==> flow/design.v <==
`timescale 1ns / 1ps
module vga(
	input logic clk,
	input logic reset,
	output logic hsync,
	output logic vsync,		
	output logic [9:0] hc,
	output logic [9:0] vc
	);
parameter hpixels = 800;  
parameter vlines = 521;   
parameter hpulse = 96; 	  
parameter vpulse = 2; 	  
parameter hbp = 144; 	  
parameter hfp = 784; 	  
parameter vbp = 31; 	  
parameter vfp = 511; 	  
always @( posedge clk )
begin
		if ( reset )
		begin
			hc <= 0;
			vc <= 0;
		end
		else
		if ( hc < hpixels - 1)
			hc <= hc + 1;
		else
		begin
			hc <= 0;
			if (vc < vlines - 1)
				vc <= vc + 1;
			else
				vc <= 0;
		end
	end
assign hsync = (hc < hpulse) ? 0:1;
assign vsync = (vc < vpulse) ? 0:1;
endmodule
module game(
    input logic clk,
    input logic [9:0] xpos,
    input logic [9:0] ypos,
    input logic rightmove,
    input logic leftmove,
    input logic reset,
    output logic [2:0] red,
    output logic [2:0] green,
    output logic [2:0] blue);
logic [8:0] paddlePosition;
logic [2:0] quadAr, quadBr;
always @(posedge clk)
begin
if ( reset == 1 )
paddlePosition = 280;
else if ( rightmove == 1 )
paddlePosition = paddlePosition + 3;
else if ( leftmove == 1 )
paddlePosition = paddlePosition - 3; 
end
logic [9:0] ballX;
logic [8:0] ballY;
logic ballXpos, ballYpos;
logic Xbounce, Ybounce;
wire endOfFrame = (xpos == 0 && ypos == 480);
integer b; 
always @(posedge clk) 
begin
 if (reset)
 begin
  ballX <= 0;
  ballY <= 0;
 end
 else if (endOfFrame) 
 begin 
  if (ballX == 0 && ballY == 0) 
  begin   
  ballX <= 25;
  ballY <= 280;  
  end
  else
   begin
   if (ballXpos ^ Xbounce) 
    ballX <= ballX + b;  
   else 
    ballX <= ballX - b;  
   if (ballYpos ^ Ybounce) 
    ballY <= ballY + b;   
   else
    ballY <= ballY - b;   
  end
 end 
end
logic [5:0] missTimer; 
logic brick_alive1;
logic brick_alive2;
logic brick_alive3;
logic brick_alive4;
logic brick_alive5;
logic brick_alive6;
logic brick_alive7;
logic brick_alive8;
logic brick_alive9; 
logic brick_alive10;
logic brick_alive11;
logic brick_alive12;
logic brick_alive13;
logic brick_alive14;
logic brick_alive15;
logic brick_alive16;
logic brick_alive17;
logic brick_alive18;
logic brick_alive19;
logic brick_alive20;
logic brick_alive21;
logic brick_alive22;
logic brick_alive23;
logic brick_alive24;
logic brick_alive25;
logic brick_alive26;
logic brick_alive27;
logic brick_alive28;
logic brick_alive29;
logic brick_alive30;
logic brick_alive31;
logic brick_alive32;
logic brick_alive33;
logic brick_alive34;
logic brick_alive35;
logic brick_alive36;
logic brick_alive37;
logic brick_alive38;  
logic brick_alive39;
logic brick_alive40;
logic brick_alive41;
logic brick_alive42;
logic brick_alive43;
logic brick_alive44;
logic brick_alive45; 
logic brick_alive46;
logic brick_alive47;
logic brick_alive48;
logic brick_alive49;
logic brick_alive50;
logic brick_alive51;
logic brick_alive52;
logic brick_alive53;
logic brick_alive54;
logic brick_alive55;
logic brick_alive56;
logic brick_alive57;
logic brick_alive58;
logic brick_alive59;
logic brick_alive60;
logic brick_alive61;
logic brick_alive62;
logic brick_alive63;
logic brick_alive64;
logic brick_alive65;
logic brick_alive66;
logic brick_alive67;
logic brick_alive68;
logic brick_alive69;
logic brick_alive70;
logic brick_alive71;
logic brick_alive72;
logic brick_alive73;
logic brick_alive74;
logic brick_alive75;
logic brick_alive76;
logic brick_alive77;
logic brick_alive78;
logic brick_alive79;
logic brick_alive80;
logic brick_alive81;
logic brick_alive82;
logic brick_alive83;
logic brick_alive84;
logic brick_alive85;
logic brick_alive86;
logic brick_alive87;
logic brick_alive88;
logic brick_alive89;
logic brick_alive90;
logic brick_alive91;
logic brick_alive92;
logic brick_alive93;
logic brick_alive94;
logic brick_alive95;
logic brick_alive96;
wire area = (xpos < 640 && ypos < 480);
wire top = (area && ypos <= 10);
wire bottom = (area && ypos >= 476);
wire left = (area && xpos <= 3);
wire right = (area && xpos >= 637);
wire border = (area && (left || right || top ));
wire brick1 = ((area && xpos >= 13 && xpos <=55 && ypos<=50 && ypos>=30)&& brick_alive1);
wire brick2 = ((area && xpos >= 65 && xpos <=107 && ypos<=50 && ypos>=30)&& brick_alive2);
wire brick3 = ((area && xpos >= 117 && xpos <=159 && ypos<=50 && ypos>=30)&& brick_alive3);
wire brick4 = ((area && xpos >= 169 && xpos <=211 && ypos<=50 && ypos>=30)&& brick_alive4);
wire brick5 = ((area && xpos >= 221 && xpos <=263 && ypos<=50 && ypos>=30)&& brick_alive5);
wire brick6 = ((area && xpos >= 273 && xpos <=315 && ypos<=50 && ypos>=30)&& brick_alive6);
wire brick7 = ((area && xpos >= 325 && xpos <=367 && ypos<=50 && ypos>=30)&& brick_alive7);
wire brick8 = ((area && xpos >= 377 && xpos <=419 && ypos<=50 && ypos>=30)&& brick_alive8);
wire brick9 = ((area && xpos >= 429 && xpos <=471 && ypos<=50 && ypos>=30)&& brick_alive9);
wire brick10 = ((area && xpos >= 481 && xpos <=523 && ypos<=50 && ypos>=30)&& brick_alive10);
wire brick11 = ((area && xpos >= 533 && xpos <=575 && ypos<=50 && ypos>=30)&& brick_alive11);
wire brick12 = ((area && xpos >= 585 && xpos <=627 && ypos<=50 && ypos>=30)&& brick_alive12);
wire brick13 = ((area && xpos >= 13 && xpos <=55 && ypos<=80 && ypos>=60)&& brick_alive13);
wire brick14 = ((area && xpos >= 65 && xpos <=107 && ypos<=80 && ypos>=60)&& brick_alive14);
wire brick15 = ((area && xpos >= 117 && xpos <=159 && ypos<=80 && ypos>=60)&& brick_alive15);
wire brick16 = ((area && xpos >= 169 && xpos <=211 && ypos<=80 && ypos>=60)&& brick_alive16);
wire brick17 = ((area && xpos >= 221 && xpos <=263 && ypos<=80 && ypos>=60)&& brick_alive17);
wire brick18 = ((area && xpos >= 273 && xpos <=315 && ypos<=80 && ypos>=60)&& brick_alive18);
wire brick19 = ((area && xpos >= 325 && xpos <=367 && ypos<=80 && ypos>=60)&& brick_alive19);
wire brick20 = ((area && xpos >= 377 && xpos <=419 && ypos<=80 && ypos>=60)&& brick_alive20);
wire brick21 = ((area && xpos >= 429 && xpos <=471 && ypos<=80 && ypos>=60)&& brick_alive21);
wire brick22 = ((area && xpos >= 481 && xpos <=523 && ypos<=80 && ypos>=60)&& brick_alive22);
wire brick23 = ((area && xpos >= 533 && xpos <=575 && ypos<=80 && ypos>=60)&& brick_alive23);
wire brick24 = ((area && xpos >= 585 && xpos <=627 && ypos<=80 && ypos>=60)&& brick_alive24);
wire brick25 = ((area && xpos >= 13 && xpos <=55 && ypos<=110 && ypos>=90)&& brick_alive25);
wire brick26 = ((area && xpos >= 65 && xpos <=107 && ypos<=110 && ypos>=90)&& brick_alive26);
wire brick27 = ((area && xpos >= 117 && xpos <=159 && ypos<=110 && ypos>=90)&& brick_alive27);
wire brick28 = ((area && xpos >= 169 && xpos <=211 && ypos<=110 && ypos>=90)&& brick_alive28);
wire brick29 = ((area && xpos >= 221 && xpos <=263 && ypos<=110 && ypos>=90)&& brick_alive29);
wire brick30 = ((area && xpos >= 273 && xpos <=315 && ypos<=110 && ypos>=90)&& brick_alive30);
wire brick31 = ((area && xpos >= 325 && xpos <=367 && ypos<=110 && ypos>=90)&& brick_alive31);
wire brick32 = ((area && xpos >= 377 && xpos <=419 && ypos<=110 && ypos>=90)&& brick_alive32);
wire brick33 = ((area && xpos >= 429 && xpos <=471 && ypos<=110 && ypos>=90)&& brick_alive33);
wire brick34 = ((area && xpos >= 481 && xpos <=523 && ypos<=110 && ypos>=90)&& brick_alive34);
wire brick35 = ((area && xpos >= 533 && xpos <=575 && ypos<=110 && ypos>=90)&& brick_alive35);
wire brick36 = ((area && xpos >= 585 && xpos <=627 && ypos<=110 && ypos>=90)&& brick_alive36);
wire brick37 = ((area && xpos >= 13 && xpos <=55 && ypos<=140 && ypos>=120)&& brick_alive37);
wire brick38 = ((area && xpos >= 65 && xpos <=107 && ypos<=140 && ypos>=120)&& brick_alive38);
wire brick39 = ((area && xpos >= 117 && xpos <=159 && ypos<=140 && ypos>=120)&& brick_alive39);
wire brick40 = ((area && xpos >= 169 && xpos <=211 && ypos<=140 && ypos>=120)&& brick_alive40);
wire brick41 = ((area && xpos >= 221 && xpos <=263 && ypos<=140 && ypos>=120)&& brick_alive41);
wire brick42 = ((area && xpos >= 273 && xpos <=315 && ypos<=140 && ypos>=120)&& brick_alive42);
wire brick43 = ((area && xpos >= 325 && xpos <=367 && ypos<=140 && ypos>=120)&& brick_alive43);
wire brick44 = ((area && xpos >= 377 && xpos <=419 && ypos<=140 && ypos>=120)&& brick_alive44);
wire brick45 = ((area && xpos >= 429 && xpos <=471 && ypos<=140 && ypos>=120)&& brick_alive45);
wire brick46 = ((area && xpos >= 481 && xpos <=523 && ypos<=140 && ypos>=120)&& brick_alive46);
wire brick47 = ((area && xpos >= 533 && xpos <=575 && ypos<=140 && ypos>=120)&& brick_alive47);
wire brick48 = ((area && xpos >= 585 && xpos <=627 && ypos<=140 && ypos>=120)&& brick_alive48);
wire brick49 = ((area && xpos >= 13 && xpos <=55 && ypos<=170 && ypos>=150)&& brick_alive49);
wire brick50 = ((area && xpos >= 65 && xpos <=107 && ypos<=170 && ypos>=150)&& brick_alive50);
wire brick51 = ((area && xpos >= 117 && xpos <=159 && ypos<=170 && ypos>=150)&& brick_alive51);
wire brick52 = ((area && xpos >= 169 && xpos <=211 && ypos<=170 && ypos>=150)&& brick_alive52);
wire brick53 = ((area && xpos >= 221 && xpos <=263 && ypos<=170 && ypos>=150)&& brick_alive53);
wire brick54 = ((area && xpos >= 273 && xpos <=315 && ypos<=170 && ypos>=150)&& brick_alive54);
wire brick55 = ((area && xpos >= 325 && xpos <=367 && ypos<=170 && ypos>=150)&& brick_alive55);
wire brick56 = ((area && xpos >= 377 && xpos <=419 && ypos<=170 && ypos>=150)&& brick_alive56);
wire brick57 = ((area && xpos >= 429 && xpos <=471 && ypos<=170 && ypos>=150)&& brick_alive57);
wire brick58 = ((area && xpos >= 481 && xpos <=523 && ypos<=170 && ypos>=150)&& brick_alive58);
wire brick59 = ((area && xpos >= 533 && xpos <=575 && ypos<=170 && ypos>=150)&& brick_alive59);
wire brick60 = ((area && xpos >= 585 && xpos <=627 && ypos<=170 && ypos>=150)&& brick_alive60);
wire brick61 = ((area && xpos >= 13 && xpos <=55 && ypos<=200 && ypos>=180)&& brick_alive61);
wire brick62 = ((area && xpos >= 65 && xpos <=107 && ypos<=200 && ypos>=180)&& brick_alive62);
wire brick63 = ((area && xpos >= 117 && xpos <=159 && ypos<=200 && ypos>=180)&& brick_alive63);
wire brick64 = ((area && xpos >= 169 && xpos <=211 && ypos<=200 && ypos>=180)&& brick_alive64);
wire brick65 = ((area && xpos >= 221 && xpos <=263 && ypos<=200 && ypos>=180)&& brick_alive65);
wire brick66 = ((area && xpos >= 273 && xpos <=315 && ypos<=200 && ypos>=180)&& brick_alive66);
wire brick67 = ((area && xpos >= 325 && xpos <=367 && ypos<=200 && ypos>=180)&& brick_alive67);
wire brick68 = ((area && xpos >= 377 && xpos <=419 && ypos<=200 && ypos>=180)&& brick_alive68);
wire brick69 = ((area && xpos >= 429 && xpos <=471 && ypos<=200 && ypos>=180)&& brick_alive69);
wire brick70 = ((area && xpos >= 481 && xpos <=523 && ypos<=200 && ypos>=180)&& brick_alive70);
wire brick71 = ((area && xpos >= 533 && xpos <=575 && ypos<=200 && ypos>=180)&& brick_alive71);
wire brick72 = ((area && xpos >= 585 && xpos <=627 && ypos<=200 && ypos>=180)&& brick_alive72);
wire brick73 = ((area && xpos >= 13 && xpos <=55 && ypos<=230 && ypos>=210)&& brick_alive73);
wire brick74 = ((area && xpos >= 65 && xpos <=107 && ypos<=230 && ypos>=210)&& brick_alive74);
wire brick75 = ((area && xpos >= 117 && xpos <=159 && ypos<=230 && ypos>=210)&& brick_alive75);
wire brick76 = ((area && xpos >= 169 && xpos <=211 && ypos<=230 && ypos>=210)&& brick_alive76);
wire brick77 = ((area && xpos >= 221 && xpos <=263 && ypos<=230 && ypos>=210)&& brick_alive77);
wire brick78 = ((area && xpos >= 273 && xpos <=315 && ypos<=230 && ypos>=210)&& brick_alive78);
wire brick79 = ((area && xpos >= 325 && xpos <=367 && ypos<=230 && ypos>=210)&& brick_alive79);
wire brick80 = ((area && xpos >= 377 && xpos <=419 && ypos<=230 && ypos>=210)&& brick_alive80);
wire brick81 = ((area && xpos >= 429 && xpos <=471 && ypos<=230 && ypos>=210)&& brick_alive81);
wire brick82 = ((area && xpos >= 481 && xpos <=523 && ypos<=230 && ypos>=210)&& brick_alive82);
wire brick83 = ((area && xpos >= 533 && xpos <=575 && ypos<=230 && ypos>=210)&& brick_alive83);
wire brick84 = ((area && xpos >= 585 && xpos <=627 && ypos<=230 && ypos>=210)&& brick_alive84);
wire brick85 = ((area && xpos >= 13 && xpos <=55 && ypos<=260 && ypos>=240)&& brick_alive85);
wire brick86 = ((area && xpos >= 65 && xpos <=107 && ypos<=260 && ypos>=240)&& brick_alive86);
wire brick87 = ((area && xpos >= 117 && xpos <=159 && ypos<=260 && ypos>=240)&& brick_alive87);
wire brick88 = ((area && xpos >= 169 && xpos <=211 && ypos<=260 && ypos>=240)&& brick_alive88);
wire brick89 = ((area && xpos >= 221 && xpos <=263 && ypos<=260 && ypos>=240)&& brick_alive89);
wire brick90 = ((area && xpos >= 273 && xpos <=315 && ypos<=260 && ypos>=240)&& brick_alive90);
wire brick91 = ((area && xpos >= 325 && xpos <=367 && ypos<=260 && ypos>=240)&& brick_alive91);
wire brick92 = ((area && xpos >= 377 && xpos <=419 && ypos<=260 && ypos>=240)&& brick_alive92);
wire brick93 = ((area && xpos >= 429 && xpos <=471 && ypos<=260 && ypos>=240)&& brick_alive93);
wire brick94 = ((area && xpos >= 481 && xpos <=523 && ypos<=260 && ypos>=240)&& brick_alive94);
wire brick95 = ((area && xpos >= 533 && xpos <=575 && ypos<=260 && ypos>=240)&& brick_alive95);
wire brick96 = ((area && xpos >= 585 && xpos <=627 && ypos<=260 && ypos>=240)&& brick_alive96);
integer a;
wire paddle = (xpos >= paddlePosition+4 && xpos <= paddlePosition+80+a && ypos >= 440 && ypos <= 447); 
wire ball = (xpos >= ballX && xpos <= ballX+5 && ypos >= ballY && ypos <= ballY+5); 
wire background = (area && !(border || paddle || ball));
wire missed = area && missTimer != 0;
wire reditems = (missed || border || paddle || ball || brick1 || brick2 || brick3 || brick4 || brick5 || brick6 || brick7 || brick8 
                                                 || brick9 || brick10 || brick11 || brick12 || brick13 || brick14 || brick15 || brick16 
                 || brick17 || brick18 || brick19 || brick20 || brick21 || brick22 || brick23 || brick24 
                 || brick73 || brick74 || brick75 || brick76 || brick77 || brick78 || brick79 || brick80 
                 || brick81 || brick82 || brick83 || brick84 || brick85 || brick86 || brick87 || brick88 
                 || brick89 || brick90 || brick91 || brick92 || brick93 || brick94 || brick95 || brick96);
wire greenitems = (missed ||  border || paddle ||ball || brick25 || brick26 || brick27 || brick28 || brick29 || brick32
                                  || brick33 || brick34 || brick35 || brick36 || brick37 || brick38 || brick39 || brick40 
                                  || brick41 || brick42 || brick43 || brick44 || brick45 || brick46 || brick47 || brick48 
                                  || brick49 || brick50 || brick51 || brick52 || brick53 || brick54 || brick55 || brick56 
                                  || brick57 || brick58 || brick59 || brick60 || brick61 || brick62 || brick63 || brick64 
                                  || brick65 || brick66 || brick67 || brick68 || brick69 || brick70 || brick71 || brick72 
                                  || brick73 || brick74 || brick75 || brick76 || brick77 || brick78 || brick79 || brick80 
                                  || brick81 || brick82 || brick83 || brick84 || brick85 || brick86 || brick87 || brick88 
                                  || brick89 || brick90 || brick91 || brick92 || brick93 || brick94 || brick95 || brick96);
wire blueitems = (missed ||  border || paddle || ball || brick25 || brick26 || brick27 || brick28 || brick29 || brick30 || brick31 || brick32 
                                                   || brick33 || brick34 || brick35 || brick36 || brick37 || brick38 || brick39 || brick40 
                                                 || brick41 || brick42 || brick43 || brick44 || brick45 || brick46 || brick47 || brick48);
wire red1 = reditems & 1;
wire green1 = greenitems & 1;
wire blue1 = blueitems & 1;
assign red  = { reditems,red1, red1};
assign green =  { greenitems, green1, green1 };
assign blue  =  { blueitems, blue1, blue1 };
always @(posedge clk)
begin
 if (reset)
  begin
  Xbounce <= 0;
  Ybounce <= 0;
  missTimer <= 0;
  ballXpos <= 1;
  ballYpos <= 1;
a = 4;
b = 3;
brick_alive1=1;
brick_alive2=1;
brick_alive3=1;
brick_alive4=1;
brick_alive5=1;
brick_alive6=1;
brick_alive7=1;
brick_alive8=1;
brick_alive9=1; 
brick_alive10=1;
brick_alive11=1;
brick_alive12=1;
brick_alive13=1;
brick_alive14=1;
brick_alive15=1;
brick_alive16=1;
brick_alive17=1;
brick_alive18=1;
brick_alive19=1;
brick_alive20=1;
brick_alive21=1;
brick_alive22=1;
brick_alive23=1;
brick_alive24=1;
brick_alive25=1;
brick_alive26=1;
brick_alive27=1;
brick_alive28=1;
brick_alive29=1;
brick_alive30=1;
brick_alive31=1;
brick_alive32=1;
brick_alive33=1;
brick_alive34=1;
brick_alive35=1;
brick_alive36=1;
brick_alive37=1;
brick_alive38=1;  
brick_alive39=1;
brick_alive40=1;
brick_alive41=1;
brick_alive42=1;
brick_alive43=1;
brick_alive44=1;
brick_alive45=1; 
brick_alive46=1;
brick_alive47=1;
brick_alive48=1;
brick_alive49=1;
brick_alive50=1;
brick_alive51=1;
brick_alive52=1;
brick_alive53=1;
brick_alive54=1;
brick_alive55=1;
brick_alive56=1;
brick_alive57=1;
brick_alive58=1;
brick_alive59=1;
brick_alive60=1;
brick_alive61=1;
brick_alive62=1;
brick_alive63=1;
brick_alive64=1;
brick_alive65=1;
brick_alive66=1;
brick_alive67=1;
brick_alive68=1;
brick_alive69=1;
brick_alive70=1;
brick_alive71=1;
brick_alive72=1;
brick_alive73=1;
brick_alive74=1;
brick_alive75=1;
brick_alive76=1;
brick_alive77=1;
brick_alive78=1;
brick_alive79=1;
brick_alive80=1;
brick_alive81=1;
brick_alive82=1;
brick_alive83=1;
brick_alive84=1;
brick_alive85=1;
brick_alive86=1;
brick_alive87=1;
brick_alive88=1;
brick_alive89=1;
brick_alive90=1;
brick_alive91=1;
brick_alive92=1;
brick_alive93=1;
brick_alive94=1;
brick_alive95=1;
brick_alive96=1;
  end
 else if (!endOfFrame)
  begin
  if (ball && (left || right))
   Xbounce <= 1;
  if (ball && (top || bottom || (paddle && ballYpos)))
   Ybounce <= 1;
  if (ball && bottom)
   missTimer <= 60; 
     if (ball && (area && xpos >= 13 && xpos <=55 && ypos<=50 && ypos>=30)) 
     brick_alive1 = 0;
     if (ball && (area && xpos >= 65 && xpos <=107 && ypos<=50 && ypos>=30)) 
     brick_alive2=0;
     if (ball&& (area && xpos >= 117 && xpos <=159 && ypos<=50 && ypos>=30))
     brick_alive3=0;
     if ( ball && (area && xpos >= 169 && xpos <=211 && ypos<=50 && ypos>=30)) 
    brick_alive4=0;
     if ( ball && (area && xpos >= 221 && xpos <=263 && ypos<=50 && ypos>=30)) 
    brick_alive5=0;
     if ( ball&& (area && xpos >= 273 && xpos <=315 && ypos<=50 && ypos>=30)) 
    brick_alive6=0;
     if (ball&& (area && xpos >= 325 && xpos <=367 && ypos<=50 && ypos>=30)) begin
    brick_alive7=0;
    end
     if ( ball&& (area && xpos >= 377 && xpos <=419 && ypos<=50 && ypos>=30)) begin
    brick_alive8=0;
    end
     if ( ball&& (area && xpos >= 429 && xpos <=471 && ypos<=50 && ypos>=30)) begin
    brick_alive9=0;
    end
     if ( ball && (area && xpos >= 481 && xpos <=523 && ypos<=50 && ypos>=30)) begin
    brick_alive10=0;
    end
     if ( ball && (area && xpos >= 533 && xpos <=575 && ypos<=50 && ypos>=30)) begin
    brick_alive11=0;
    end
     if ( ball && (area && xpos >= 585 && xpos <=627 && ypos<=50 && ypos>=30)) begin
    brick_alive12=0;
    end
     if (ball && (area && xpos >= 13 && xpos <=55 && ypos<=80 && ypos>=60))begin
     brick_alive13 = 0;
    end
     if (ball && (area && xpos >= 65 && xpos <=107 && ypos<=80 && ypos>=60)) begin
     brick_alive14=0;
    end
     if (ball&& (area && xpos >= 117 && xpos <=159 && ypos<=80 && ypos>=60))begin
     brick_alive15=0;
    end
     if ( ball && (area && xpos >= 169 && xpos <=211 && ypos<=80 && ypos>=60)) begin
    brick_alive16=0;
    end
     if ( ball && (area && xpos >= 221 && xpos <=263 && ypos<=80 && ypos>=60)) begin
    brick_alive17=0;
    end
     if ( ball&& (area && xpos >= 273 && xpos <=315 && ypos<=80 && ypos>=60)) begin
    brick_alive18=0;
    end
     if (ball&& (area && xpos >= 325 && xpos <=367 && ypos<=80 && ypos>=60)) begin
    brick_alive19=0;
    end
     if ( ball&& (area && xpos >= 377 && xpos <=419 && ypos<=80 && ypos>=60)) begin
    brick_alive20=0;
    end
     if ( ball&& (area && xpos >= 429 && xpos <=471 && ypos<=80 && ypos>=60)) begin
    brick_alive21=0;
    end
     if ( ball && (area && xpos >= 481 && xpos <=523 && ypos<=80 && ypos>=60)) begin
    brick_alive22=0;
    end
     if ( ball && (area && xpos >= 533 && xpos <=575 && ypos<=80 && ypos>=60)) begin
    brick_alive23=0;
    end
     if ( ball && (area && xpos >= 585 && xpos <=627 && ypos<=80 && ypos>=60)) begin
    brick_alive24=0;
    end
     if (ball && (area && xpos >= 13 && xpos <=55 && ypos<=110 && ypos>=90)) begin
     brick_alive25 = 0;
    end
     if (ball && (area && xpos >= 65 && xpos <=107 && ypos<=110 && ypos>=90)) begin
     brick_alive26=0;
    end
     if (ball&& (area && xpos >= 117 && xpos <=159 && ypos<=110 && ypos>=90))begin
     brick_alive27=0;
    end
     if ( ball && (area && xpos >= 169 && xpos <=211 && ypos<=110 && ypos>=90)) begin
    brick_alive28=0;
    end
     if ( ball && (area && xpos >= 221 && xpos <=263 && ypos<=110 && ypos>=90)) begin
    brick_alive29=0;
    end
     if ( ball&& (area && xpos >= 273 && xpos <=315 && ypos<=110 && ypos>=90)) begin
    brick_alive30=0;
    a=40;
    end
     if (ball&& (area && xpos >= 325 && xpos <=367 && ypos<=110 && ypos>=90)) begin
    brick_alive31=0;
    b=5;
    end
     if ( ball&& (area && xpos >= 377 && xpos <=419 && ypos<=110 && ypos>=90)) begin
    brick_alive32=0;
    end
     if ( ball&& (area && xpos >= 429 && xpos <=471 && ypos<=110 && ypos>=90)) begin
    brick_alive33=0;
    end
     if ( ball && (area && xpos >= 481 && xpos <=523 && ypos<=110 && ypos>=90)) begin
    brick_alive34=0;
    end
     if ( ball && (area && xpos >= 533 && xpos <=575 && ypos<=110 && ypos>=90)) begin
    brick_alive35=0;
    end
     if ( ball && (area && xpos >= 585 && xpos <=627 && ypos<=110 && ypos>=90)) begin
    brick_alive36=0;
    end
     if (ball && (area && xpos >= 13 && xpos <=55 && ypos<=140 && ypos>=120))begin
     brick_alive37 = 0;
    end
     if (ball && (area && xpos >= 65 && xpos <=107 && ypos<=140 && ypos>=120)) begin
     brick_alive38=0;
    end
     if (ball&& (area && xpos >= 117 && xpos <=159 && ypos<=140 && ypos>=120))begin
     brick_alive39=0;
    end
     if ( ball && (area && xpos >= 169 && xpos <=211 && ypos<=140 && ypos>=120)) begin
    brick_alive40=0;
    end
     if ( ball && (area && xpos >= 221 && xpos <=263 && ypos<=140 && ypos>=120)) begin
    brick_alive41=0;
    end
     if ( ball&& (area && xpos >= 273 && xpos <=315 && ypos<=140 && ypos>=120)) begin
    brick_alive42=0;
    end
     if (ball&& (area && xpos >= 325 && xpos <=367 && ypos<=140 && ypos>=120)) begin
    brick_alive43=0;
    end
     if ( ball&& (area && xpos >= 377 && xpos <=419 && ypos<=140 && ypos>=120)) begin
    brick_alive44=0;
    end
     if ( ball&& (area && xpos >= 429 && xpos <=471 && ypos<=140 && ypos>=120)) begin
    brick_alive45=0;
    end
     if ( ball && (area && xpos >= 481 && xpos <=523 && ypos<=140 && ypos>=120)) begin
    brick_alive46=0;
    end
     if ( ball && (area && xpos >= 533 && xpos <=575 && ypos<=140 && ypos>=120)) begin
    brick_alive47=0;
    end
     if ( ball && (area && xpos >= 585 && xpos <=627 && ypos<=140 && ypos>=120)) begin
    brick_alive48=0;
    end
     if (ball && (area && xpos >= 13 && xpos <=55 && ypos<=170 && ypos>=150)) begin
     brick_alive49 = 0;
    end
     if (ball && (area && xpos >= 65 && xpos <=107 && ypos<=170 && ypos>=150)) begin
     brick_alive50=0;
    end
     if (ball&& (area && xpos >= 117 && xpos <=159 && ypos<=170 && ypos>=150))begin
     brick_alive51=0;
    end
     if ( ball && (area && xpos >= 169 && xpos <=211 && ypos<=170 && ypos>=150)) begin
    brick_alive52=0;
    end
     if ( ball && (area && xpos >= 221 && xpos <=263 && ypos<=170 && ypos>=150)) begin
    brick_alive53=0;
    end
     if ( ball&& (area && xpos >= 273 && xpos <=315 && ypos<=170 && ypos>=150)) begin
    brick_alive54=0;
    end
     if (ball&& (area && xpos >= 325 && xpos <=367 && ypos<=170 && ypos>=150)) begin
    brick_alive55=0;
    end
     if ( ball&& (area && xpos >= 377 && xpos <=419 && ypos<=170 && ypos>=150)) begin
    brick_alive56=0;
    end
     if ( ball&& (area && xpos >= 429 && xpos <=471 && ypos<=170 && ypos>=150)) begin
    brick_alive57=0;
    end
     if ( ball && (area && xpos >= 481 && xpos <=523 && ypos<=170 && ypos>=150)) begin
    brick_alive58=0;
    end
     if ( ball && (area && xpos >= 533 && xpos <=575 && ypos<=170 && ypos>=150)) begin
    brick_alive59=0;
    end
     if ( ball && (area && xpos >= 585 && xpos <=627 && ypos<=170 && ypos>=150)) begin
    brick_alive60=0;
    end
     if (ball && (area && xpos >= 13 && xpos <=55 && ypos<=200 && ypos>=180)) begin
     brick_alive61 = 0;
    end
     if (ball && (area && xpos >= 65 && xpos <=107 && ypos<=200 && ypos>=180)) begin
     brick_alive62=0;
    end
     if (ball&& (area && xpos >= 117 && xpos <=159 && ypos<=200 && ypos>=180))begin
     brick_alive63=0;
    end
     if ( ball && (area && xpos >= 169 && xpos <=211 && ypos<=200 && ypos>=180)) begin
    brick_alive64=0;
    end
     if ( ball && (area && xpos >= 221 && xpos <=263 && ypos<=200 && ypos>=180)) begin
    brick_alive65=0;
    end
     if ( ball&& (area && xpos >= 273 && xpos <=315 && ypos<=200 && ypos>=180)) begin
    brick_alive66=0;
    end
     if (ball&& (area && xpos >= 325 && xpos <=367 && ypos<=200 && ypos>=180)) begin
    brick_alive67=0;
    end
     if ( ball&& (area && xpos >= 377 && xpos <=419 && ypos<=200 && ypos>=180)) begin
    brick_alive68=0;
    end
     if ( ball&& (area && xpos >= 429 && xpos <=471 && ypos<=200 && ypos>=180)) begin
    brick_alive69=0;   
    end
     if ( ball && (area && xpos >= 481 && xpos <=523 && ypos<=200 && ypos>=180)) begin
    brick_alive70=0;
    end
     if ( ball && (area && xpos >= 533 && xpos <=575 && ypos<=200 && ypos>=180)) begin
    brick_alive71=0;
    end
     if ( ball && (area && xpos >= 585 && xpos <=627 && ypos<=200 && ypos>=180)) begin
    brick_alive72=0;
    end
     if (ball && (area && xpos >= 13 && xpos <=55 && ypos<=230 && ypos>=210)) begin
     brick_alive73 =0;
    end
     if (ball && (area && xpos >= 65 && xpos <=107 && ypos<=230 && ypos>=210)) begin
     brick_alive74=0;
    end
     if (ball&& (area && xpos >= 117 && xpos <=159 && ypos<=230 && ypos>=210))begin
     brick_alive75=0;
    end
     if ( ball && (area && xpos >= 169 && xpos <=211 && ypos<=230 && ypos>=210)) begin
    brick_alive76=0;
    end
     if ( ball && (area && xpos >= 221 && xpos <=263 && ypos<=230 && ypos>=210)) begin
    brick_alive77=0;
    end
     if ( ball&& (area && xpos >= 273 && xpos <=315 && ypos<=230 && ypos>=210)) begin
    brick_alive78=0;
    end
     if (ball&& (area && xpos >= 325 && xpos <=367 && ypos<=230 && ypos>=210)) begin
    brick_alive79=0;
    end
     if ( ball&& (area && xpos >= 377 && xpos <=419 && ypos<=230 && ypos>=210)) begin
    brick_alive80=0;
    end
     if ( ball&& (area && xpos >= 429 && xpos <=471 && ypos<=230 && ypos>=210)) begin
    brick_alive81=0;
    end
     if ( ball && (area && xpos >= 481 && xpos <=523 && ypos<=230 && ypos>=210)) begin
    brick_alive82=0;
    end
     if ( ball && (area && xpos >= 533 && xpos <=575 && ypos<=230 && ypos>=210)) begin
    brick_alive83=0;
    end
     if ( ball && (area && xpos >= 585 && xpos <=627 && ypos<=230 && ypos>=210)) begin
    brick_alive84=0;
    end
     if (ball && (area && xpos >= 13 && xpos <=55 && ypos<=260 && ypos>=240)) begin
     brick_alive85 = 0;
    end
     if (ball && (area && xpos >= 65 && xpos <=107 && ypos<=260 && ypos>=240)) begin
     brick_alive86=0;
    end
     if (ball&& (area && xpos >= 117 && xpos <=159 && ypos<=260 && ypos>=240))begin
     brick_alive87=0;
    end
     if ( ball && (area && xpos >= 169 && xpos <=211 && ypos<=260 && ypos>=240)) begin
    brick_alive88=0;
    end
     if ( ball && (area && xpos >= 221 && xpos <=263 && ypos<=260 && ypos>=240)) begin
    brick_alive89=0;
    end
     if ( ball&& (area && xpos >= 273 && xpos <=315 && ypos<=260 && ypos>=240)) begin
    brick_alive90=0;
    end
     if (ball&& (area && xpos >= 325 && xpos <=367 && ypos<=260 && ypos>=240)) begin
    brick_alive91=0;
    end
     if ( ball&& (area && xpos >= 377 && xpos <=419 && ypos<=260 && ypos>=240)) begin
    brick_alive92=0;
    end
     if ( ball&& (area && xpos >= 429 && xpos <=471 && ypos<=260 && ypos>=240)) begin
    brick_alive93=0;
    end
     if ( ball && (area && xpos >= 481 && xpos <=523 && ypos<=260 && ypos>=240)) begin
    brick_alive94=0;
    end
     if ( ball && (area && xpos >= 533 && xpos <=575 && ypos<=260 && ypos>=240)) begin
    brick_alive95=0;
    end
     if ( ball && (area && xpos >= 585 && xpos <=627 && ypos<=260 && ypos>=240)) begin
    brick_alive96=0;
    end    
 end
  else 
  begin
  if (ballX == 0 && ballY == 0)
   begin 
   ballXpos <= 1;
   ballYpos <= 1;
   Xbounce <= 0;
   Ybounce <= 0;
  end 
  else 
  begin
   if (Xbounce)
    ballXpos <= ~ballXpos;
   if (Ybounce)
    ballYpos <= ~ballYpos;   
   Xbounce <= 0; 
   Ybounce <= 0; 
   if (missTimer != 0)
    missTimer <= missTimer - 1;
  end
 end
end  
endmodule
module breakout(
    input logic clk,
    input logic right,
    input logic left,
    input logic reset,
    output logic [2:0] red,
    output logic [2:0] green,
    output logic [2:0] blue,
    output logic hsync,
    output logic vsync
    );
logic [9:0] xpos;
logic [9:0] ypos;
vga signal_generator_inst(clk, reset, hsync, vsync, xpos, ypos);
game game_inst(clk, xpos, ypos, right, left, reset, red, green, blue);                                                                  
endmodule
**From RTL to reports: breakout**

The steps from the RTL of breakout to its reports follow in flow order.
Line numbers count from 1 in the design file above.
Operators: Yosys type, input widths -> output width; for muxes data width and select width s.
Not given: --

- Top: breakout
- Clock input: clk
- Cell library: sky130hd
- Corner: tt_025C_1v80

**After elaboration**

Source: Yosys, flattened and elaborated, memories not mapped. Widths are those after wreduce. Registers that Yosys merges into a memory's read port (data or address) are not register bits. Print and check cells do not count. Equal cells are merged and count once.

- Flip-flop bits (word level): 158
- Input port bits: 4
- Output and inout port bits: 11

- Reductions and logical operators: 680
- Eq/ne operators: 3
- Mux-type cells: 17
- Magnitude comparators: 58
- $add $sub $neg: 14
- Bitwise gates (word level): 6

Operators with widths:

| operator | count |
|---|---|
| $logic_and 1x1->1 | 427 |
| $reduce_and 2->1 | 98 |
| $logic_or 1x1->1 | 144 |
| $le 10x32->1 | 3 |
| $ge 10x9->1 const B | 7 |
| $le 10x9->1 const B | 7 |
| $ge 10x8->1 const B | 6 |
| $le 10x8->1 const B | 6 |
| $ge 10x7->1 const B | 4 |
| $mux 9 | 4 |
| $ge 10x32->1 | 1 |
| $ge 10x10->1 const B | 3 |
| $le 10x10->1 const B | 3 |
| $lt 10x10->1 const B | 3 |
| $le 10x7->1 const B | 3 |
| $mux 10 | 3 |
| $mux 6 | 4 |
| $add 10x1->10 const B | 2 |
| $le 10x6->1 const B | 2 |
| $logic_not 10->1 | 2 |
| $add 9x3->10 const B | 2 |
| $add 10x3->11 const B | 1 |
| $add 10x6->11 | 1 |
| $ge 10x10->1 | 1 |
| $le 10x2->1 const B | 1 |
| $lt 10x2->1 const B | 1 |
| $add 10x3->10 | 1 |
| $sub 10x3->10 | 1 |

Other operator kinds: 23; their cells: 37.

**Depth**

Depth = most cells in a row (Yosys ltp): at word level without a register or memory, in the mapped netlist without a sequential cell, where the memories' decode and read muxes count.

- Word-level depth: 79
- ABC_AREA: 0
- Depth in mapped cells: 16
- Depth with buffers taken out: 15

**After synthesis**

Source: synth_stat.txt of the flow (Yosys; design flattened, memories mapped). It holds for the ABC_AREA given above (unset counts as 0); a run with the other value may have another netlist.

Cells by type:

| cell | count | total area (sq um) |
|---|---|---|
| sky130_fd_sc_hd__dfxtp_1 | 156 | 3.12E+03 |
| sky130_fd_sc_hd__ha_1 | 95 | 1188.64 |
| sky130_fd_sc_hd__a21o_1 | 63 | 472.954 |
| sky130_fd_sc_hd__nand2_1 | 109 | 409.142 |
| sky130_fd_sc_hd__xnor2_1 | 43 | 376.611 |
| sky130_fd_sc_hd__o21ai_0 | 66 | 330.317 |
| sky130_fd_sc_hd__nand2b_1 | 51 | 319.056 |
| sky130_fd_sc_hd__nor2_1 | 82 | 307.795 |
| sky130_fd_sc_hd__a21oi_1 | 57 | 285.274 |
| sky130_fd_sc_hd__xor2_1 | 29 | 253.994 |
| sky130_fd_sc_hd__inv_1 | 53 | 198.941 |
| sky130_fd_sc_hd__nand3_1 | 39 | 195.187 |
| sky130_fd_sc_hd__buf_4 | 18 | 135.13 |
| sky130_fd_sc_hd__a22oi_1 | 17 | 127.622 |
| sky130_fd_sc_hd__nor3_1 | 25 | 125.12 |
| sky130_fd_sc_hd__nand4_1 | 18 | 112.608 |
| sky130_fd_sc_hd__a222oi_1 | 11 | 110.106 |
| sky130_fd_sc_hd__buf_2 | 20 | 100.096 |

Not listed: further types 64, cells in them 237.

- Synthesis area: 10054.6 sq um
- Mapped flip-flops: 156
- Buffers: 69
- Standard cells after synthesis: 1189
- Sequential part of the area: 3123.0 sq um

The figures by module come from a second, unflattened synthesis with its own total; it is not the netlist above.

- Cell total of the unflattened synthesis: 1197
- Area total of the unflattened synthesis: 9882.0 sq um

Rows give one instance, submodules left out.

By module:

| module | cells | area (sq um) | instances |
|---|---|---|---|
| game | 1092 | 8976.1 | 1 |
| vga | 105 | 905.9 | 1 |
| breakout | 0 | 0.0 | 1 |

**Path before layout**

Source: OpenSTA report_checks on the synthesized netlist (no wires, ideal clock, input and output delay 20% of the period each), path of least setup slack; recovery checks are left aside. Register names are those of the netlist, which keeps one name where synthesis merged equal registers.

- Path kind: register to output
- Start point: register game_inst.paddlePosition[2]
- End point: output green[0]
- Slack: 3.211 ns
- Period: 8.0 ns
- Output delay: 1.600 ns
- Stages on the path: 16
- Data required time: 6.400 ns
- Delay of the path: 3.189 ns
- Arrival time: 3.189 ns
- Synthesis period reached: 4.789 ns

"delay of the path" = arrival - input delay + setup time.
At an output port there is no setup time.
"stages on the path" counts driving pins, that of a launching flip-flop among them; a cell with two outputs on the path counts twice.
"synthesis period reached" is the clock period less the worst setup slack; recovery checks do not enter. This is arithmetic on one report: input and output delays are still those of the set period (20% each).
Between the ends stands the longest chain of elaborated cells between them, by number of cells; it is not shown to be the way that was timed. Of several equally long chains one is given.
A line is the first line of the expression or statement that the cell stems from. Yosys adds cells for indexed reads and writes and turns some case tables into memories.
At most two assigning lines are given for a register; there are more.

- Cells stage by stage: sky130_fd_sc_hd__dfxtp_1 > sky130_fd_sc_hd__ha_1 > sky130_fd_sc_hd__fa_1 > sky130_fd_sc_hd__nor2_1 > sky130_fd_sc_hd__nor2_1 > sky130_fd_sc_hd__o31ai_1 > sky130_fd_sc_hd__xor2_1 > sky130_fd_sc_hd__ha_1 > sky130_fd_sc_hd__nand3_1 > sky130_fd_sc_hd__a211o_1 > sky130_fd_sc_hd__a221oi_1 > sky130_fd_sc_hd__a2111oi_0 > sky130_fd_sc_hd__a211oi_1 > sky130_fd_sc_hd__nor4b_2 > sky130_fd_sc_hd__nand4_1 > sky130_fd_sc_hd__buf_4
- Cells in the longest elaborated chain: 78
- Elaborated cells between the ends (all ways): 80
- Classes of those cells: add/sub (3); compare (2); reduce/logical (75)

RTL lines, path after synthesis:

| item | line | text |
|---|---|---|
| from (decl) | 50 | `logic [8:0] paddlePosition;` |
| from (assign) | 57 | `paddlePosition = paddlePosition + 3;` |
| from (assign) | 59 | `paddlePosition = paddlePosition - 3;` |
| $add 9x7->10 | 294 | `wire paddle = (xpos >= paddlePosition+4 && xpos <= paddlePosition+80+a && ypos >= 440 && ypos <= 447);` |
| $add 10x6->11 | 294 |  |
| $le 10x32->1 | 294 |  |
| $logic_and 1x1->1 x3 | 294 |  |
| $logic_or 1x1->1 x72 | 304 | `wire greenitems = (missed \|\|  border \|\| paddle \|\|ball \|\| brick25 \|\| brick26 \|\| brick27 \|\| brick28 \|\| brick29 \| ...` |
| to (decl) | 752 | `output logic [2:0] green,` |

**Timing after layout**

Path of least setup slack in the final report of record 1 (OpenROAD, finished layout, wires in). Where an end is a register, its clock arrival counts in the times.

- Path kind: register to output
- Start point: register game_inst.a[2]
- End point: output green[1]
- Output delay: 1.15 ns
- Data required time: 4.62 ns
- Period: 5.77 ns
- Stages on the path: 17
- Arrival time: 3.84 ns
- Slack: 0.77 ns

Between the ends stands the longest chain of elaborated cells between them, by number of cells; it is not shown to be the way that was timed. Of several equally long chains one is given.

- Cells stage by stage: sky130_fd_sc_hd__dfxtp_4 > sky130_fd_sc_hd__ha_4 > sky130_fd_sc_hd__fa_2 > sky130_fd_sc_hd__nor2_1 > sky130_fd_sc_hd__nor2_1 > sky130_fd_sc_hd__o31ai_2 > sky130_fd_sc_hd__xor2_1 > sky130_fd_sc_hd__ha_1 > sky130_fd_sc_hd__nand3_2 > sky130_fd_sc_hd__a211o_1 > sky130_fd_sc_hd__a221oi_2 > sky130_fd_sc_hd__a2111oi_1 > sky130_fd_sc_hd__buf_4 > sky130_fd_sc_hd__a211oi_4 > sky130_fd_sc_hd__nor4b_4 > sky130_fd_sc_hd__nand4_1 > sky130_fd_sc_hd__buf_2
- Cells in the longest elaborated chain: 77
- Elaborated cells between the ends (all ways): 77
- Classes of those cells: add/sub (1); compare (1); reduce/logical (75)

RTL lines, path post-layout:

| item | line | text |
|---|---|---|
| from (decl) | 293 | `integer a;` |
| from (assign) | 331 | `a = 4;` |
| from (assign) | 521 | `a=40;` |
| $add 10x6->11 | 294 | `wire paddle = (xpos >= paddlePosition+4 && xpos <= paddlePosition+80+a && ypos >= 440 && ypos <= 447);` |
| $le 10x32->1 | 294 |  |
| $logic_and 1x1->1 x3 | 294 |  |
| $logic_or 1x1->1 x72 | 304 | `wire greenitems = (missed \|\|  border \|\| paddle \|\|ball \|\| brick25 \|\| brick26 \|\| brick27 \|\| brick28 \|\| brick29 \| ...` |
| to (decl) | 752 | `output logic [2:0] green,` |

Data sheet: physical implementation of breakout

Record of 3 stored runs of the RTL-to-layout flow on breakout, platform sky130hd. The runs are unordered. Constraints: input delay and output delay 20% of the set period each, output load 0.01 pF.
By "clock period reached" is meant the clock period of the run minus its worst setup slack. This is arithmetic on one report: input and output delays are still those of the set period (20% each).
By "time on the worst setup path" is meant the share of the clock period that the worst setup path is allowed (20% is reserved at inputs, 20% at outputs), minus its slack. Clock arrival times at its registers enter into it.
"total power of the final layout" rests on the timing tool's default activity at the inputs, not on a simulated workload.

### Record 1

Settings: `CELL_PAD_IN_SITES_DETAIL_PLACEMENT=1`, `CORE_ASPECT_RATIO=0.84`, `CORE_UTILIZATION=37`, `CTS_CLUSTER_DIAMETER=119`, `PLACE_DENSITY_LB_ADDON=0.11`, `SETUP_SLACK_MARGIN=0.78`, `period_ns=5.77`, `CAP_MARGIN=20`, `CORE_MARGIN=2`, `SLEW_MARGIN=20`

- Clock period reached: 4.998 ns
- Time on the worst setup path: 3.84 ns
- Worst path kind: register to output
- Lowest hold slack: 0.455 ns
- Standard-cell area after layout: 11075.6 sq um
- Lowest setup slack: 0.772 ns
- Area inside the die boundary: 28514.7 sq um
- Post-route utilization: 41.3 %
- Yosys chip area after synthesis: 10054.6 sq um
- Post-route setup TNS: 0.000 ns
- Total power of the final layout: 2590 µW

### Record 2

Settings: `ABC_AREA=1`, `CAP_MARGIN=40`, `CELL_PAD_IN_SITES_DETAIL_PLACEMENT=1`, `CELL_PAD_IN_SITES_GLOBAL_PLACEMENT=1`, `CORE_ASPECT_RATIO=1.16`, `CORE_MARGIN=6`, `CORE_UTILIZATION=40`, `CTS_CLUSTER_DIAMETER=325`, `GPL_ROUTABILITY_DRIVEN=1`, `MAX_ROUTING_LAYER=met5`, `SETUP_SLACK_MARGIN=-0.57`, `SLEW_MARGIN=30`, `period_ns=8.0`

- Clock period reached: 6.224 ns
- Time on the worst setup path: 4.62 ns
- Worst path kind: register to output
- Lowest hold slack: 0.446 ns
- Standard-cell area after layout: 12204.2 sq um
- Lowest setup slack: 1.776 ns
- Area inside the die boundary: 32189.6 sq um
- Post-route utilization: 44.7 %
- Yosys chip area after synthesis: 11207.0 sq um
- Post-route setup TNS: 0.000 ns
- Total power of the final layout: 1910 µW

### Record 3

Settings: `ABC_AREA=1`, `CELL_PAD_IN_SITES_DETAIL_PLACEMENT=2`, `CORE_UTILIZATION=46`, `CTS_CLUSTER_DIAMETER=188`, `GPL_ROUTABILITY_DRIVEN=0`, `HOLD_SLACK_MARGIN=0.11`, `MIN_ROUTING_LAYER=met2`, `PLACE_DENSITY_LB_ADDON=0.07`, `SLEW_MARGIN=5`, `TNS_END_PERCENT=35`, `period_ns=8.29`, `CAP_MARGIN=20`, `CORE_MARGIN=2`

Did not finish, placement stopped with DPL-0033.
